==> flow/design.v <==
`timescale 1ns/1ps
module updateNeuron
(
	input						clk				,
	input						rst_n			,
	input						i_run			,
	input						i_init			,
	input						i_s_lern		,
	input						i_s_infr		,
	input signed 	[24:0]  	exc_current		,
	input signed 	[24:0]  	inh_current		,
	output 						o_s_init		,
	output						o_spike			,
	output						o_valid			,
	output			[4:0]		o_neuron_idx	,
	output			[49:0]		d_c				,
	output			[4:0]		addr_c			,
	output						ce_c			,
	output						we_c			,
	input			[49:0]		q_c				,
	output			[54:0]		d_m				,
	output			[4:0]		addr_m			,
	output						ce_m			,
	output						we_m			,
	input			[54:0]		q_m
);
wire 					s_idle					;
wire 					s_init					;
wire 					s_read					;
wire 					s_calc					;
wire 					s_wrte					;
wire 					s_done					;
reg 			[3:0] 	fsm						;
reg 			[2:0] 	c_state					;
reg 			[2:0] 	n_state					;
reg 			[4:0] 	neuron_idx				;
reg signed 		[24:0] 	exc_cur_buf				;
reg signed 		[24:0] 	inh_cur_buf				;
wire signed 	[24:0] 	c_ge					;
wire signed 	[24:0] 	c_gi					;
wire signed 	[24:0] 	c_vm					;
wire signed 	[24:0] 	c_vt					;
wire 					c_ref_check				;
wire 			[3:0] 	c_ref_count				;
wire signed 	[24:0] 	e_rest = 25'd5242880	;		 
wire signed 	[24:0] 	e_exc = 25'd6881280		;		 
wire signed 	[24:0] 	e_inh = 25'd3604480		;		 
wire signed 	[24:0] 	thresh_add  = 25'd11240	;	 
wire signed 	[24:0] 	inh_max = 25'd655360	;		 
reg signed 		[24:0] 	mult_1_in_1				;
reg signed 		[17:0] 	mult_1_in_2				;
reg signed 		[24:0] 	mult_2_in_1				;
reg signed 		[17:0] 	mult_2_in_2				;
reg signed 		[24:0] 	add_max					;	
reg signed 		[42:0] 	mult_1_out				;
reg signed 		[42:0] 	mult_2_out				;
reg signed 		[24:0] 	n_ge					;
reg signed 		[24:0] 	n_gi					;
reg signed 		[24:0] 	n_vm					;
reg signed 		[24:0] 	n_vt					;
reg 					n_ref_check				;
reg 			[3:0] 	n_ref_count				;
reg 					fire					;
localparam S_IDLE = 3'b000;
localparam S_READ = 3'b001;
localparam S_CALC = 3'b010;
localparam S_WRTE = 3'b011;
localparam S_INIT = 3'b111;
localparam S_DONE = 3'b100;
always @(posedge clk or negedge rst_n) begin
	if(!rst_n) begin
		exc_cur_buf <= 25'd0;
		inh_cur_buf <= 25'd0;
	end else if(i_run) begin
		exc_cur_buf <= exc_current;
		inh_cur_buf <= inh_current;
	end
end
always @(*) begin
	n_state = c_state;
	case(c_state)
		S_IDLE: begin
			if(i_run)
				n_state = S_READ;
			if(i_init)
				n_state = S_INIT;
		end 
		S_INIT:
			if(neuron_idx == 5'd17) 
				n_state = S_IDLE;
		S_READ:
			n_state = S_CALC;
		S_CALC:
			if(fsm == 4'd9)
				n_state = S_WRTE;
		S_WRTE:
			n_state = S_DONE;
		S_DONE:
			n_state = S_IDLE;
	endcase
end
always @(posedge clk or negedge rst_n) begin
	if(!rst_n) begin
		c_state <= S_IDLE;
	end else begin
		c_state <= n_state;
	end
end
assign s_idle = (c_state == S_IDLE);
assign s_init = (c_state == S_INIT);
assign s_read = (c_state == S_READ);
assign s_calc = (c_state == S_CALC);
assign s_wrte = (c_state == S_WRTE);
assign s_done = (c_state == S_DONE);
always @(posedge clk or negedge rst_n) begin
	if(!rst_n) begin
		fsm <= 4'd0;
	end else begin
		if(s_calc) begin
			fsm <= fsm + 4'd1;
		end else begin
			fsm <= 4'd0;
		end
	end
end
always @(posedge clk or negedge rst_n) begin
	if(!rst_n) begin
		neuron_idx <= 5'd0;
	end else begin
		if(s_done || s_init) begin
			if(neuron_idx == 5'd17) begin
				neuron_idx <= 5'd0;
			end else begin
				neuron_idx <= neuron_idx + 5'd1;
			end
		end else begin
			neuron_idx <= neuron_idx;
		end
	end
end
reg signed [24:0] add2_1_in_1;
reg signed [24:0] add2_1_in_2;
reg signed [24:0] add2_2_in_1;
reg signed [24:0] add2_2_in_2;
reg signed [24:0] add3_1_in_1;
reg signed [24:0] add3_1_in_2;
reg signed [24:0] add3_1_in_3;
reg signed [24:0] add3_2_in_1;
reg signed [24:0] add3_2_in_2;
reg signed [24:0] add3_2_in_3;
(* dont_touch = "true" *) wire signed [24:0] add2_1_out;
(* dont_touch = "true" *) wire signed [24:0] add2_2_out;
(* dont_touch = "true" *) wire signed [24:0] add3_1_out;
(* dont_touch = "true" *) wire signed [24:0] add3_2_out;
always @(posedge clk or negedge rst_n) begin
	if(!rst_n) begin
		add2_1_in_1 <= 25'd0;
		add2_1_in_2 <= 25'd0;
		add2_2_in_1 <= 25'd0;
		add2_2_in_2 <= 25'd0;
		add3_1_in_1 <= 25'd0;
		add3_1_in_2 <= 25'd0;
		add3_1_in_3 <= 25'd0;
		add3_2_in_1 <= 25'd0;
		add3_2_in_2 <= 25'd0;
		add3_2_in_3 <= 25'd0;
	end else begin
		case (fsm)
			4'd0: begin
				add2_1_in_1 <= 25'd0;
				add2_1_in_2 <= 25'd0;
				add2_2_in_1 <= 25'd0;
				add2_2_in_2 <= 25'd0;
				add3_1_in_1 <= 25'd0;
				add3_1_in_2 <= 25'd0;
				add3_1_in_3 <= 25'd0;
				add3_2_in_1 <= 25'd0;
				add3_2_in_2 <= 25'd0;
				add3_2_in_3 <= 25'd0;
			end
			4'd1: begin
				add2_1_in_1 <= 25'd0;		
				add2_1_in_2 <= 25'd0;
				add2_2_in_1 <= 25'd0;		
				add2_2_in_2 <= 25'd0;
				add3_1_in_1 <= 25'd0;
				add3_1_in_2 <= 25'd0;
				add3_1_in_3 <= 25'd0;
				add3_2_in_1 <= c_ref_check ? 25'd0 : c_gi;
				add3_2_in_2 <= c_ref_check ? 25'd0 : inh_cur_buf;
				add3_2_in_3 <= c_ref_check ? 25'd0 : -(c_gi >>> 4);
			end
			4'd2: begin
				if(!c_ref_check) begin
					add2_1_in_1 <= e_exc;		 
					add2_1_in_2 <= -c_vm;
					add2_2_in_1 <= e_inh;		 
					add2_2_in_2 <= -c_vm;
					add3_1_in_1 <= c_ge;
					add3_1_in_2 <= exc_cur_buf;
					add3_1_in_3 <= -(c_ge >>> 3);
					add3_2_in_1 <= add3_2_in_1;
					add3_2_in_2 <= add3_2_in_2;
					add3_2_in_3 <= add3_2_in_3;
				end else begin
					add2_1_in_1 <= 25'd0;		 
					add2_1_in_2 <= 25'd0;
					add2_2_in_1 <= 25'd0;		 
					add2_2_in_2 <= 25'd0;
					add3_1_in_1 <= 25'd0;
					add3_1_in_2 <= 25'd0;
					add3_1_in_3 <= 25'd0;
					add3_2_in_1 <= 25'd0;
					add3_2_in_2 <= 25'd0;
					add3_2_in_3 <= 25'd0;
				end
			end
			4'd3: begin
				add2_1_in_1 <= add2_1_in_1;		
				add2_1_in_2 <= add2_1_in_2;
				add2_2_in_1 <= add2_2_in_1;		
				add2_2_in_2 <= add2_2_in_2;
				add3_1_in_1 <= add3_1_in_1;
				add3_1_in_2 <= add3_1_in_2;
				add3_1_in_3 <= add3_1_in_3;
				add3_2_in_1 <= add3_2_in_1;
				add3_2_in_2 <= add3_2_in_2;
				add3_2_in_3 <= add3_2_in_3;
			end
			4'd4: begin
				if(!c_ref_check) begin
					add2_1_in_1 <= e_rest;		 
					add2_1_in_2 <= -c_vm;
					add2_2_in_1 <= add2_2_in_1;		
					add2_2_in_2 <= add2_2_in_2;
					add3_1_in_1 <= add3_1_in_1;
					add3_1_in_2 <= add3_1_in_2;
					add3_1_in_3 <= add3_1_in_3;
					add3_2_in_1 <= add3_2_in_1;
					add3_2_in_2 <= add3_2_in_2;
					add3_2_in_3 <= add3_2_in_3;
				end else begin
					add2_1_in_1 <= 25'd0;		
					add2_1_in_2 <= 25'd0;
					add2_2_in_1 <= add2_2_in_1;		
					add2_2_in_2 <= add2_2_in_2;
					add3_1_in_1 <= add3_1_in_1;
					add3_1_in_2 <= add3_1_in_2;
					add3_1_in_3 <= add3_1_in_3;
					add3_2_in_1 <= add3_2_in_1;
					add3_2_in_2 <= add3_2_in_2;
					add3_2_in_3 <= add3_2_in_3;
				end
			end
			4'd5: begin
				add2_1_in_1 <= i_s_lern ? e_rest : 25'd0;		 
				add2_1_in_2 <= i_s_lern ? -c_vt : 25'd0;
				add2_2_in_1 <= add2_2_in_1;		
				add2_2_in_2 <= add2_2_in_2;
				add3_1_in_1 <= mult_1_out >>> 10;
				add3_1_in_2 <= mult_2_out >>> 10;
				add3_1_in_3 <= add2_1_out >>> 1;
				add3_2_in_1 <= add3_2_in_1;
				add3_2_in_2 <= add3_2_in_2;
				add3_2_in_3 <= add3_2_in_3;
			end
			4'd6: begin
				if(!c_ref_check) begin
					add2_1_in_1 <= c_vm;
					add2_1_in_2 <= add3_1_out >>> 7;
					add2_2_in_1 <= c_vt;
					add2_2_in_2 <= add2_1_out >>> 17;
					add3_1_in_1 <= add3_1_in_1;
					add3_1_in_2 <= add3_1_in_2;
					add3_1_in_3 <= add3_1_in_3;
					add3_2_in_1 <= add3_2_in_1;
					add3_2_in_2 <= add3_2_in_2;
					add3_2_in_3 <= add3_2_in_3;
				end else begin
					add2_1_in_1 <= c_vm;
					add2_1_in_2 <= 25'd0;
					add2_2_in_1 <= c_vt;
					add2_2_in_2 <= add2_1_out >>> 17;
					add3_1_in_1 <= add3_1_in_1;
					add3_1_in_2 <= add3_1_in_2;
					add3_1_in_3 <= add3_1_in_3;
					add3_2_in_1 <= add3_2_in_1;
					add3_2_in_2 <= add3_2_in_2;
					add3_2_in_3 <= add3_2_in_3;
				end
			end
			4'd7: begin
				add2_1_in_1 <= add2_1_in_1;
				add2_1_in_2 <= add2_1_in_2;
				add2_2_in_1 <= add2_2_in_1;
				add2_2_in_2 <= add2_2_in_2;
				add3_1_in_1 <= add3_1_in_1;
				add3_1_in_2 <= add3_1_in_2;
				add3_1_in_3 <= add3_1_in_3;
				add3_2_in_1 <= add3_2_in_1;
				add3_2_in_2 <= add3_2_in_2;
				add3_2_in_3 <= add3_2_in_3;
			end
			4'd8: begin
				if(fire) begin
					add2_1_in_1 <= i_s_infr ? 25'd0 : thresh_add;		 
					add2_1_in_2 <= n_vt;
					add2_2_in_1 <= add2_2_in_1;		
					add2_2_in_2 <= add2_2_in_2;
					add3_1_in_1 <= add3_1_in_1;
					add3_1_in_2 <= add3_1_in_2;
					add3_1_in_3 <= add3_1_in_3;
					add3_2_in_1 <= add3_2_in_1;
					add3_2_in_2 <= add3_2_in_2;
					add3_2_in_3 <= add3_2_in_3;
				end else begin
					add2_1_in_1 <= add2_1_in_1;		
					add2_1_in_2 <= add2_1_in_2;
					add2_2_in_1 <= add2_2_in_1;		
					add2_2_in_2 <= add2_2_in_2;
					add3_1_in_1 <= add3_1_in_1;
					add3_1_in_2 <= add3_1_in_2;
					add3_1_in_3 <= add3_1_in_3;
					add3_2_in_1 <= add3_2_in_1;
					add3_2_in_2 <= add3_2_in_2;
					add3_2_in_3 <= add3_2_in_3;
				end
			end
			default: begin
				add2_1_in_1 <= add2_1_in_1;
				add2_1_in_2 <= add2_1_in_2;
				add2_2_in_1 <= add2_2_in_1;
				add2_2_in_2 <= add2_2_in_2;
				add3_1_in_1 <= add3_1_in_1;
				add3_1_in_2 <= add3_1_in_2;
				add3_1_in_3 <= add3_1_in_3;
				add3_2_in_1 <= add3_2_in_1;
				add3_2_in_2 <= add3_2_in_2;
				add3_2_in_3 <= add3_2_in_3;
			end
		endcase
	end
end
assign add2_1_out = add2_1_in_1 + add2_1_in_2;
assign add2_2_out = add2_2_in_1 + add2_2_in_2;
assign add3_1_out = add3_1_in_1 + add3_1_in_2 + add3_1_in_3;
assign add3_2_out = add3_2_in_1 + add3_2_in_2 + add3_2_in_3;
always @(posedge clk or negedge rst_n) begin
	if(!rst_n) begin
		add_max <= 25'd0;
	end else begin
		if(fsm == 4'd2) begin
			add_max <= (inh_max < add3_2_out) ? inh_max : add3_2_out;
		end else if(fsm == 4'd8) begin
			add_max <= 25'd0;
		end else begin
			add_max <= add_max;
		end
	end
end
always @(posedge clk) begin
	mult_1_out <= mult_1_in_1 * mult_1_in_2;
	mult_2_out <= mult_2_in_1 * mult_2_in_2;
end
always @(posedge clk or negedge rst_n) begin
	if(!rst_n) begin
		mult_1_in_1 <= 25'd0;  
		mult_1_in_2 <= 18'd0; 
		mult_2_in_1 <= 25'd0; 
		mult_2_in_2 <= 18'd0; 
	end else begin
		if(fsm == 4'd3) begin
			mult_1_in_1 <= add3_1_out;  
			mult_1_in_2 <= add2_1_out >>> 7; 
			mult_2_in_1 <= add_max; 
			mult_2_in_2 <= add2_2_out >>> 7; 
		end else begin
			mult_1_in_1 <= 25'd0;  
			mult_1_in_2 <= 18'd0; 
			mult_2_in_1 <= 25'd0; 
			mult_2_in_2 <= 18'd0; 
		end
	end
end
always @(posedge clk or negedge rst_n) begin
	if(!rst_n) begin
		n_ge <= 25'd0;
		n_gi <= 25'd0;
		n_vm <= 25'd0;
		n_vt <= 25'd0;
		fire <= 1'd0;
		n_ref_check <= 1'b0;
		n_ref_count <= 4'd0;
	end else begin 
		case (fsm)
			4'd3: begin
				n_ge <= add3_1_out;
				n_gi <= add_max;
				fire <= 1'b0;
			end
			4'd5: begin
				if(c_ref_check) begin
					n_ref_count <= c_ref_count + 4'd1;
				end else begin
					n_ref_count <= c_ref_count;
				end
				n_ref_check <= c_ref_check;
			end
			4'd7: begin
				n_vm <= add2_1_out;
				n_vt <= add2_2_out;
				if(add2_1_out > add2_2_out) begin
					fire <= 1'b1;
					n_ref_check <= 1'b1;
					n_ge <= 25'd0;
					n_gi <= 25'd0;
				end
			end
			4'd9: begin
				if(fire) begin
					n_vm <= e_rest;		 
					n_vt <= add2_1_out;
				end
				if(n_ref_count == 4'd11) begin
					n_ref_check <= 1'b0;
					n_ref_count <= 4'd0;
				end
			end
		endcase
	end
end
assign ce_c 		= 		s_init || s_read || s_wrte;
assign we_c 		= 		s_init || s_wrte; 
assign ce_m 		= 		s_init || s_read || s_wrte;
assign we_m 		= 		s_init || s_wrte;
assign addr_c 		= 		neuron_idx;
assign addr_m 		= 		neuron_idx;
assign d_c 			= 		s_init ? 50'd0 : {n_ge, n_gi};
assign d_m 			= 		s_init ? {1'b0, 4'd0, e_rest, 25'd5406720} : {n_ref_check, n_ref_count, n_vm, n_vt};
assign c_ge 		= 		q_c[49:25];
assign c_gi 		= 		q_c[24:0];
assign c_vm 		= 		q_m[49:25];
assign c_vt 		= 		q_m[24:0];
assign c_ref_check 	= 		q_m[54];
assign c_ref_count 	= 		q_m[53:50];
assign o_s_init 	=	 	s_init;
assign o_spike 		= 		fire;
assign o_valid 		= 		s_done;
assign o_neuron_idx = 		neuron_idx;
endmodule
* Reports on updateNeuron *
Tool output for the design above, in the order of the flow.
Line numbers count from 1 in the design file above.
Cell names lack the library's common part.
A cell with -- has no value.

set-up
  top module = updateNeuron
  clock input = clk
  standard-cell library = sky130hd
  timing corner = tt_025C_1v80

* Word level *
Counts by Yosys on the flattened word-level netlist (proc, flatten, opt, wreduce; memories kept). Register bits leave out memories and registers merged into their read ports (data or address). Print and check cells are left out. Cells with the same type and inputs are merged into one.

cells by class
  add/sub/neg operators = 13
  multipliers = 2
  magnitude comparators = 2
  equal/unequal tests = 24
  mux-type cells = 57
  reductions and logical operators = 25

operator list
  cell                                           number
  multiplier 25 x 18 -> 35 bit                   2
  parallel mux 25 bit (select 3 bit)             8
  2-to-1 mux 25 bit                              20
  parallel mux 25 bit (select 2 bit)             4
  adder 25 bit                                   6
  parallel mux 25 bit (select 6 bit)             1
  parallel mux 25 bit (select 5 bit)             1
  2-to-1 mux 23 bit                              3
  2-to-1 mux 55 bit                              1
  negation 25 bit                                2
  2-to-1 mux 50 bit                              1
  2-to-1 mux 18 bit                              2
  < comparator 21 x 25 -> 1 bit with constant A  1
  negation 21 -> 25 bit                          1
  negation 22 -> 25 bit                          1
  > comparator 25 bit                            1
  2-to-1 mux 22 bit                              1
  parallel mux 3 bit (select 6 bit)              1
  == test 4 x 3 -> 1 bit with constant B         4
  inequality test 2 bit with constant B          7
  2-to-1 mux 14 bit                              1
  nonzero test 3 bit                             4
  == test 4 bit with constant B                  3
  nonzero test 6 bit                             2
  2-to-1 mux 4 bit                               3
  2-to-1 mux 3 bit                               4
  AND reduction 2 bit                            5
  nonzero test 2 bit                             4

Not listed: further kinds 20, cells in them 29.

storage and ports
  register bits = 599
  input port bits = 161
  cells after elaboration = 152

* Longest topological paths *
Yosys ltp: most cells in a row. Word level: on the elaborated netlist, between registers, memories and ports. Mapped: between sequential cells and ports; inverters and the memories' decode and read muxes count.

depth
  word-level depth = 5
  ABC_AREA = 0
  depth in mapped cells = 25
  mapped depth without buffers = 24

* Netlist *
Yosys stat after the flow's synthesis: flattened, memories mapped to cells. It holds for the ABC_AREA given above (unset counts as 0); a run with the other value may have another netlist.
The area totals of this step are shown rounded.

synthesis totals
  cell count = 5699
  cell area after synthesis = 55600 sq um
  flip-flops = 581
  buffer cells = 273

cells by type
  cell      number
  fa_1      782
  dfrtp_1   530
  ha_1      317
  inv_1     989
  and2_1    381
  nand2_1   597
  xnor2_1   148
  a22o_1    120
  dfxtp_1   50
  clkbuf_1  248
  xor2_1    96
  a21o_1    111
  nor2_1    218
  o21ai_0   160
  nor2b_1   121
  a222oi_1  69
  a21oi_1   118
  mux2_2    50

Other cell types: 71; their cells: 594.

* Worst setup path after synthesis *
Path of least setup slack by OpenSTA after synthesis, without wires, with an ideal clock, recovery checks aside; 20% of the period is set as input and as output delay. Where synthesis merged equal registers, the netlist keeps one of their names.

timing path post-synthesis
  path type = register to register
  from = reg mult_1_in_2[9]
  to = reg mult_1_out[33]
  period = 7200 ps
  library setup time = 95 ps
  arrival time = 6090 ps
  required time = 7105 ps
  setup slack = 1014 ps
  path delay = 6185 ps
  stages on the path = 25
  synthesis period reached = 6186 ps

"path delay" is the arrival time less input delay plus setup time.
"stages on the path" counts driving pins, that of a launching flip-flop among them; a cell with two outputs on the path counts twice.
"synthesis period reached" = period - worst setup slack (recovery checks aside). The figure is calculated, with input and output delays left at 20% of the set period.
Between the ends stands the longest chain of elaborated cells between them, by number of cells; it is not shown to be the way that was timed. Of several equally long chains one is given.
Each line given opens the expression or statement behind the cell; cells for indexed reads and writes are added by Yosys, which also makes memories of some case tables.
At most two assigning lines are given for a register; there are more.

between the ends, post-synthesis
  path through = dfrtp_1 > clkbuf_1 > clkbuf_1 > nand2_1 > fa_1 > inv_1 > fa_1 > inv_1 > fa_1 > inv_1 > fa_1 > fa_1 > inv_1 > fa_1 > inv_1 > ha_1 > and4_1 > nand2_1 > a211oi_1 > o31a_1 > a41oi_1 > nand2b_1 > a211oi_1 > o21ai_1 > a221oi_1
  cells in the longest elaborated chain = 1
  elaborated cells between the ends (all ways) = 1
  RTL lines with such cells = 1
  those cells by class = mul: 1

RTL lines, path post-synthesis
  item                          RTL line  source
  start, declared               51        reg signed [17:0] mult_1_in_2 ;
  start, assigned               368       mult_1_in_2 <= 18'd0;
  start, assigned               374       mult_1_in_2 <= add2_1_out >>> 7;
  multiplier 25 x 18 -> 35 bit  362       mult_1_out <= mult_1_in_1 * mult_1_in_2;
  end, assigned                 362

* Path in the finished layout *
From the final timing report of run B: the path of least setup slack in the routed layout; clock arrival at registers is part of the times.
The report prints the path's times to 10 ps; the period is as set.

timing path post-layout
  path type = register to register
  from = reg mult_1_in_2[7]
  to = reg mult_1_out[33]
  period = 4140 ps
  library setup time = 90 ps
  arrival time = 6630 ps
  required time = 4670 ps
  setup slack = -1950 ps
  stages on the path = 23

Between the ends stands the longest chain of elaborated cells between them, by number of cells; it is not shown to be the way that was timed. Of several equally long chains one is given.
At most two assigning lines are given for a register; there are more.

between the ends, post-layout
  path through = dfrtp_2 > buf_12 > and2_1 > fa_1 > inv_1 > fa_2 > fa_2 > inv_1 > fa_1 > fa_1 > inv_1 > fa_1 > inv_1 > ha_4 > and4_1 > nand2_1 > a211oi_2 > o31a_1 > a41oi_2 > nand2b_4 > a211oi_4 > o21ai_1 > a221oi_1
  cells in the longest elaborated chain = 1
  elaborated cells between the ends (all ways) = 1
  RTL lines with such cells = 1
  those cells by class = mul: 1

RTL lines, path post-layout
  item                          RTL line  source
  start, declared               51        reg signed [17:0] mult_1_in_2 ;
  start, assigned               368       mult_1_in_2 <= 18'd0;
  start, assigned               374       mult_1_in_2 <= add2_1_out >>> 7;
  multiplier 25 x 18 -> 35 bit  362       mult_1_out <= mult_1_in_1 * mult_1_in_2;
  end, assigned                 362

==> results <==
6 stored runs of updateNeuron in the flow (synthesis by Yosys, layout by OpenROAD, sky130hd cells), in arbitrary order. Constraints: input delay and output delay 20% of the set period each, output load 0.01 pF.
"clock period reached" = clock period - worst setup slack. The figure is calculated, with input and output delays left at 20% of the set period.
"time of the worst setup path" means the part of the period allowed to the worst setup path (the constraints hold back 20% at inputs and 20% at outputs) less its slack; where the path has registers, the arrival times of their clocks count too.
"total design power" rests on the timing tool's default activity at the inputs, not on a simulated workload.
"time of the worst setup path" is known to 10 ps.
Results are given in rounded form.
Among the settings, . means not set for that run.
Among the results, . means that no value is shown for the run.

setting or result                        run A  run B                 run C                 run D                 run E                 run F
ABC_AREA                                 1      .                     .                     .                     1                     .
CAP_MARGIN                               0      20                    20                    20                    0                     20
CELL_PAD_IN_SITES_DETAIL_PLACEMENT       1      .                     .                     .                     .                     .
CELL_PAD_IN_SITES_GLOBAL_PLACEMENT       2      .                     .                     .                     .                     .
CORE_MARGIN                              2      2                     2                     2                     2                     2
CORE_UTILIZATION                         56     40                    40                    40                    56                    40
CTS_CLUSTER_DIAMETER                     335    167                   .                     .                     335                   .
GPL_ROUTABILITY_DRIVEN                   1      .                     .                     .                     1                     .
GPL_TIMING_DRIVEN                        1      .                     .                     .                     1                     .
MAX_ROUTING_LAYER                        met4   .                     .                     .                     met4                  .
TNS_END_PERCENT                          60     .                     .                     .                     60                    .
period_ns                                10.6   4.14                  6.89                  8.99                  10.6                  7.2
SLEW_MARGIN                              20     20                    20                    20                    20                    20
CTS_CLUSTER_SIZE                         .      17                    .                     .                     .                     .
HOLD_SLACK_MARGIN                        .      0.27                  .                     .                     .                     .
MIN_ROUTING_LAYER                        .      met1                  .                     .                     .                     .
SETUP_SLACK_MARGIN                       .      0.09                  .                     .                     .                     .
area of the synthesized netlist (sq um)  .      55600                 55600                 55600                 60200                 55600
die footprint (sq um)                    .      142000                142000                142000                110000                142000
standard-cell area after layout (sq um)  .      68600                 63800                 63300                 66500                 63400
worst setup slack after layout (ps)      .      -1950                 312                   1830                  4190                  442
total negative slack (ps)                .      -102000               0                     0                     0                     0
smallest hold slack (ps)                 .      468                   457                   446                   374                   435
total design power (µW)                  .      20000                 12700                 9810                  10900                 12000
clock period reached (ps)                .      6093                  6578                  7162                  6407                  6758
time of the worst setup path (ps)        .      6090                  6580                  7160                  6410                  6760
critical path type                       .      register to register  register to register  register to register  register to register  register to register

Run A: unfinished; error GPL-0301 in placement
